==> flow/design.v <==
module alu_top (
    input             clk,
    input      [15:0] a,
    input      [15:0] b,
    input      [2:0]  opcode,
    input      [1:0]  mode,
    output reg [31:0] result,
    output reg        eq
);
    reg [15:0] a_q;
    reg [15:0] b_q;
    reg [2:0]  opcode_q;
    reg [1:0]  mode_q;
    wire [31:0] alu_out;
    wire        alu_eq;
    ALU u_alu (.a(a_q), .b(b_q), .opcode(opcode_q), .mode(mode_q),
               .outALU(alu_out), .eq(alu_eq));
    always @(posedge clk) begin
        a_q      <= a;
        b_q      <= b;
        opcode_q <= opcode;
        mode_q   <= mode;
        result   <= alu_out;
        eq       <= alu_eq;
    end
endmodule

`timescale 1ns / 1ps
module logic_unit(a,b,opcode,outlu,eq);
input [15:0] a;
input [15:0] b;
input [2:0] opcode;
output [31:0] outlu;
output eq;
reg [31:0] outlu;
reg eq;
always@(a,b,opcode)
begin
	case(opcode)
	3'b000: outlu = {16'h0000, (a & b)};
	3'b001: outlu = {16'h0000, (a | b)};
	3'b010: outlu = {16'h0000, (a ^ b)};
	3'b011: outlu = {16'h0000, (~ a)};	
	default outlu = 32'h00000000;
	endcase
end
always@(a,b)
begin
	if( a == b) begin
	eq = 1;
	end
	else begin
	eq = 0;
	end
end
endmodule
`timescale 1ns / 1ps
module arith(a,b,opcode,outau);
input [15:0] a;
input [15:0] b;
input [2:0] opcode;
output [31:0] outau;
reg [31:0] outau;
always@(a,b,opcode)
begin
	case(opcode)
	3'b000: outau = {16'h0000, a + b};
	3'b001: outau = a * b;
	3'b010: if (a > b) begin
		outau = a - b;
		end
		else begin
		outau = b - a;
		end
	3'b011: if (a > b) begin
		outau = (b == 16'h0000) ? 32'hFFFFFFFF : a / b;
		end
		else begin
		outau = (a == 16'h0000) ? 32'hFFFFFFFF : b / a;
		end
	3'b100: outau = a + 1;
	3'b101: outau = a - 1;
	default outau = 32'h00000000;
	endcase
end
endmodule
`timescale 1ns / 1ps
module crypto(a,opcode,outcu);
input [15:0] a;
input [2:0] opcode;
output reg [31:0] outcu;
integer i;
always@(a,opcode)
begin
	outcu = 32'h00000000;
	case(opcode)
    3'b000: outcu = (a>>1) ^ a;
    3'b001: begin
        for (i=0; i<16; i=i+1) begin
        outcu[i] = ^(a>>i);  
    end
    end
	default outcu = 32'h00000000;
	endcase
end   
endmodule
`timescale 1ns / 1ps
module ALU( a, b, opcode, mode, outALU, eq);
input [15:0] a;
input [15:0] b;
input [2:0] opcode;
input [1:0] mode;
output [31:0] outALU;
output  eq;
reg [31:0] outALU;
reg eq;
wire [31:0] outau;
wire [31:0] outlu;
wire [31:0] outcu;
wire teq;
arith a1 (.a(a), .b(b), .opcode(opcode), .outau(outau));
logic_unit l1 (.a(a), .b(b), .opcode(opcode), .outlu(outlu), .eq(teq));
crypto d1 (.a(a),.opcode(opcode), .outcu(outcu));
always@(*)
begin
	if(mode == 2'b00) begin
	outALU = outlu;
	end
	else if (mode == 2'b01) begin
	outALU = outau;
	end
	else if (mode == 2'b10) begin
	outALU = outcu;
	end
	else begin
	outALU = 32'h00000000;
	end
	eq = teq;
end
endmodule
# ---- From RTL to reports: alu_top
# Tool output for the design above, in the order of the flow.
# Lines are those of the file above, counted from 1.
# Operators: Yosys type, input widths -> output width; for muxes data width and select width s.
# Library cell names are shortened.
# The mark - stands for no value.
dict set report inputs {
  top_module {alu_top}
  clock_port {clk}
  lib {sky130hd}
  pvt_corner {tt_025C_1v80}
}

# ---- Word level
# Yosys after proc, flatten, opt, wreduce and memory -nomap, before mapping. Enables and synchronous resets that opt folds into registers are not counted as muxes. Memory bits, and registers merged into a memory's read port (data or address), are not among the register bits. Print and check cells are not counted. Equal cells are merged and count once.
dict set report bits {
  regBits 70
  out_inout_bits 33
  elab_cells 74
  input_bits 38
}
dict set report op_classes {
  muxes 26
  reduce_logical 20
  addsub 5
  mul 1
  n_eq 8
  compare 1
  div 2
  n_logic 5
}
# cell n
set ops {}
lappend ops {{$div 16x16->32} 2}
lappend ops {{$mul 16x16->32} 1}
lappend ops {{$reduce_xor 16->1} 16}
lappend ops {{$pmux 32 s6} 1}
lappend ops {{$mux 32} 6}
lappend ops {{$pmux 16 s4} 1}
lappend ops {{$sub 16x16->17} 2}
lappend ops {{$logic_not 16->1} 2}
lappend ops {{$pmux 1 s2} 16}
lappend ops {{$add 16x1->17 const B} 1}
lappend ops {{$sub 16x1->17 const B} 1}
lappend ops {{$xor 15x16->16} 1}
lappend ops {{$add 16x16->16} 1}
lappend ops {{$gt 16x16->1} 1}
lappend ops {{$eq 16x16->1} 1}
lappend ops {{$and 16x16->16} 1}
lappend ops {{$or 16x16->16} 1}
lappend ops {{$xor 16x16->16} 1}
lappend ops {{$not 16->16} 1}
lappend ops {{$mux 16} 1}
lappend ops {{$eq 3x2->1 const B} 2}
lappend ops {{$eq 3x3->1 const B} 2}
lappend ops {{$eq 3x1->1 const B} 1}
lappend ops {{$logic_not 3->1} 1}
lappend ops {{$eq 2x1->1 const B} 1}
lappend ops {{$eq 2x2->1 const B} 1}
lappend ops {{$logic_not 2->1} 1}
lappend ops {{$mux 1} 1}

# ---- Longest topological paths
# Yosys ltp: most cells in a row. Word level: on the elaborated netlist, between registers, memories and ports. Mapped: between sequential cells and ports; inverters and the memories' decode and read muxes count.
dict set report depth {
  word_depth 6
  abc_area 0
  mapped_depth 501
  mapped_depth_nobuf 460
}

# ---- Synthesis result
# The flow's flattened synthesis, as Yosys stat reports it; memories are mapped. The netlist is that of the ABC_AREA named above (0 if unset); the other value can give another one.
# The area totals of this step are shown rounded.
dict set report mapped {
  seq_area_mm2 0.0014
  cells 4948
  mapped_area_mm2 0.037
  buf_cells 187
  ffs 70
}
# cell_type n type_area_um2
set types {}
lappend types {ha_1 592 7.41E+03}
lappend types {fa_1 197 3.94E+03}
lappend types {nand2_1 527 1.98E+03}
lappend types {nor2_1 500 1876.8}
lappend types {a21oi_1 308 1.54E+03}
lappend types {o21a_1 200 1501.44}
lappend types {xnor2_1 163 1.43E+03}
lappend types {dfxtp_1 70 1.4E+03}
lappend types {inv_1 352 1.32E+03}
lappend types {nor3_1 232 1.16E+03}
lappend types {o21ai_0 208 1.04E+03}
lappend types {xor2_1 100 875.84}
lappend types {mux2_2 77 867.082}
lappend types {o31ai_1 108 810.778}
lappend types {a21o_1 98 735.706}
lappend types {clkbuf_1 129 484.214}
lappend types {mux2i_1 48 480.461}
lappend types {nand3_1 76 380.365}
# Not listed: further types 103, cells in them 963.
# By module: a second synthesis without flattening, with its own total; a netlist apart from the flattened one above.
dict set report hier_totals {
  hier_cells 5049
  hier_area_mm2 0.038
}
# Rows give one instance, submodules left out.
# module seq_area_mm2 cells n_inst area_mm2
set modules {}
lappend modules {arith 0 4635 1 0.034}
lappend modules {alu_top 0.0014 70 1 0.0014}
lappend modules {logic_unit 0 162 1 0.0012}
lappend modules {crypto 0 105 1 0.00079}
lappend modules {ALU 0 77 1 0.00079}

# ---- Timing after synthesis
# Path of least setup slack by OpenSTA after synthesis, without wires, with an ideal clock, recovery checks aside; 20% of the period is set as input and as output delay. Where synthesis merged equal registers, the netlist keeps one of their names.
dict set report synth_path {
  path_kind {register to register}
  start {register a_q[1]}
  end {register result[0]}
  stages 478
  period_ns 90.0
  path_delay_ns 99.189
  n_path_buf 57
  arrival_time_ns 99.069
  t_first_pin_ns 0.000
  setup_slack_ns -9.189
  setup_time_ns 0.120
  t_required_ns 89.880
  synth_period_reached_ns 99.189
}
# "path_delay_ns" = arrival - input delay + setup time.
# "stages": output pins that drive a net of the path, with the launching flip-flop's if there is one; two outputs of one cell count as two.
# "synth_period_reached_ns" is the clock period less the worst setup slack; recovery checks do not enter. This is arithmetic on one report: input and output delays are still those of the set period (20% each).
# The rows between start and end are the longest chain of elaborated cells between them; the timing report does not say that the signal goes this way. Where chains are equally long, one stands for them.
# Each line given opens the expression or statement behind the cell; cells for indexed reads and writes are added by Yosys, which also makes memories of some case tables.
dict set report synth_between {
  path_cell_list {dfxtp_1 clkbuf_1 inv_1 clkbuf_1 ha_1 or4_1 or4_1 buf_2 buf_2 nand2_1 clkbuf_1 buf_1 clkbuf_1 clkbuf_1 clkbuf_1 nor2_1 a21oi_1 ha_1 [442 not listed] a21o_1 inv_1 nand3_2 nor3_4 buf_2 nand2_1 o21ai_1 ha_1 a21o_1 a21o_1 a21oi_1 o2111ai_1 or3_1 a211oi_1 nand4_1 a211oi_1 o211ai_1 o31a_1}
  elab_chain_cells 6
  cone_cells 15
  cone_classes {div (2); compare (1); mux (9); logic (1); reduce/logical (2)}
}
# item line
set synth_lines {}
lappend synth_lines {{from (decl)} 10} ;# reg [15:0] a_q;
lappend synth_lines {{from (assign)} 19} ;# a_q      <= a;
lappend synth_lines {{$div 16x16->32} 79} ;# outau = (a == 16'h0000) ? 32'hFFFFFFFF : b / a;
lappend synth_lines {{$mux 32} 79}
lappend synth_lines {{$mux 32} 75} ;# 3'b011: if (a > b) begin
lappend synth_lines {{$pmux 32 s6} 66} ;# case(opcode)
lappend synth_lines {{$mux 32} 129} ;# else if (mode == 2'b01) begin
lappend synth_lines {{$mux 32} 126} ;# if(mode == 2'b00) begin
lappend synth_lines {{to (assign)} 23} ;# result   <= alu_out;
lappend synth_lines {{to (decl)} 7} ;# output reg [31:0] result,

# ---- Path in the finished layout
# Path of least setup slack in the final report of run E (OpenROAD, finished layout, wires in). Where an end is a register, its clock arrival counts in the times.
dict set report layout_path {
  path_kind {register to register}
  start {register a_q[14]}
  end {register result[0]}
  period_ns 87.1
  setup_slack_ns 3.01
  t_required_ns 87.39
  arrival_time_ns 84.38
  t_first_pin_ns 0.38
  stages 444
  n_path_buf 18
  setup_time_ns 0.11
}
# The rows between start and end are the longest chain of elaborated cells between them; the timing report does not say that the signal goes this way. Where chains are equally long, one stands for them.
dict set report layout_between {
  path_cell_list {dfxtp_2 inv_4 ha_1 or4_4 or4_4 a211oi_4 nor3_4 buf_6 nor2_4 a211oi_1 o21ai_1 inv_1 ha_4 o21ai_1 nand2b_1 nand3_1 nor2_1 a31oi_2 [408 not listed] a21o_1 a21o_1 inv_2 nand3_4 nor3_4 buf_12 mux2_2 ha_1 nand4_1 nor2_2 a21oi_1 o2111ai_1 or3_1 a211oi_2 nand4_1 a211oi_2 o211ai_1 o31a_1}
  elab_chain_cells 6
  cone_cells 14
  cone_classes {div (2); compare (1); mux (9); reduce/logical (2)}
}
# item line
set layout_lines {}
lappend layout_lines {{from (decl)} 10} ;# reg [15:0] a_q;
lappend layout_lines {{from (assign)} 19} ;# a_q      <= a;
lappend layout_lines {{$div 16x16->32} 79} ;# outau = (a == 16'h0000) ? 32'hFFFFFFFF : b / a;
lappend layout_lines {{$mux 32} 79}
lappend layout_lines {{$mux 32} 75} ;# 3'b011: if (a > b) begin
lappend layout_lines {{$pmux 32 s6} 66} ;# case(opcode)
lappend layout_lines {{$mux 32} 129} ;# else if (mode == 2'b01) begin
lappend layout_lines {{$mux 32} 126} ;# if(mode == 2'b00) begin
lappend layout_lines {{to (assign)} 23} ;# result   <= alu_out;
lappend layout_lines {{to (decl)} 7} ;# output reg [31:0] result,

; Settings and measured results of 6 stored flow runs for module alu_top (sky130hd), not sorted in any way. The constraints put input and output delay at 20% of the set period each and load the outputs with 0.01 pF.
; "achievedPeriod_ns" = clock period - worst setup slack. The figure is calculated, with input and output delays left at 20% of the set period.
; The measured numbers are rounded.

[run A: settings]
CELL_PAD_IN_SITES_DETAIL_PLACEMENT = 2
SETUP_SLACK_MARGIN = 5.0
TNS_END_PERCENT = 45
period_ns = 90.0
CAP_MARGIN = 20
CORE_MARGIN = 2
CORE_UTILIZATION = 40
SLEW_MARGIN = 20
[run A: results]
outcome = did not finish, clock tree synthesis stopped with DPL-0033

[run B: settings]
ABC_AREA = 1
CAP_MARGIN = 15
CELL_PAD_IN_SITES_DETAIL_PLACEMENT = 2
CELL_PAD_IN_SITES_GLOBAL_PLACEMENT = 2
CORE_MARGIN = 9
CORE_UTILIZATION = 52
CTS_CLUSTER_DIAMETER = 356
CTS_CLUSTER_SIZE = 24
GPL_TIMING_DRIVEN = 0
MAX_ROUTING_LAYER = met4
PLACE_DENSITY_LB_ADDON = 0.0
SETUP_SLACK_MARGIN = 0.66
TNS_END_PERCENT = 60
period_ns = 50.3
SLEW_MARGIN = 20
[run B: results]
outcome = did not finish, placement stopped with FLW-0024

[run C: settings]
CELL_PAD_IN_SITES_DETAIL_PLACEMENT = 2
TNS_END_PERCENT = 45
period_ns = 90.0
CAP_MARGIN = 20
CORE_MARGIN = 2
CORE_UTILIZATION = 40
SLEW_MARGIN = 20
[run C: results]
outcome = did not finish, routing stopped with GRT-0232

[run D: settings]
ABC_AREA = 0
CELL_PAD_IN_SITES_GLOBAL_PLACEMENT = 3
CORE_ASPECT_RATIO = 1.03
CORE_MARGIN = 4
CORE_UTILIZATION = 53
GPL_TIMING_DRIVEN = 0
HOLD_SLACK_MARGIN = 0.17
MAX_ROUTING_LAYER = met5
PLACE_DENSITY_LB_ADDON = 0.13
SETUP_SLACK_MARGIN = 5.0
period_ns = 80.3
CAP_MARGIN = 20
SLEW_MARGIN = 20
[run D: results]
outcome = did not finish, placement stopped with FLW-0024

[run E: settings]
period_ns = 87.1
CAP_MARGIN = 20
CORE_MARGIN = 2
CORE_UTILIZATION = 40
SLEW_MARGIN = 20
[run E: results]
layout_stdcell_area_mm2 = 0.045
achievedPeriod_ns = 84.087
total_negative_slack_ns = 0.000
ws_setup_ns = 3.0
yosys.chip_area_mm2 = 0.037
die_area_mm2 = 0.094
fin_hold_ws_ns = 0.92
util_pct = 50

[run F: settings]
CELL_PAD_IN_SITES_DETAIL_PLACEMENT = 2
CORE_UTILIZATION = 16
CTS_CLUSTER_SIZE = 60
GPL_ROUTABILITY_DRIVEN = 0
GPL_TIMING_DRIVEN = 0
HOLD_SLACK_MARGIN = 0.23
MAX_ROUTING_LAYER = met4
SETUP_SLACK_MARGIN = 5.0
SLEW_MARGIN = 35
TNS_END_PERCENT = 45
period_ns = 90.0
CAP_MARGIN = 20
CORE_MARGIN = 2
[run F: results]
outcome = did not finish, routing stopped with GRT-0116
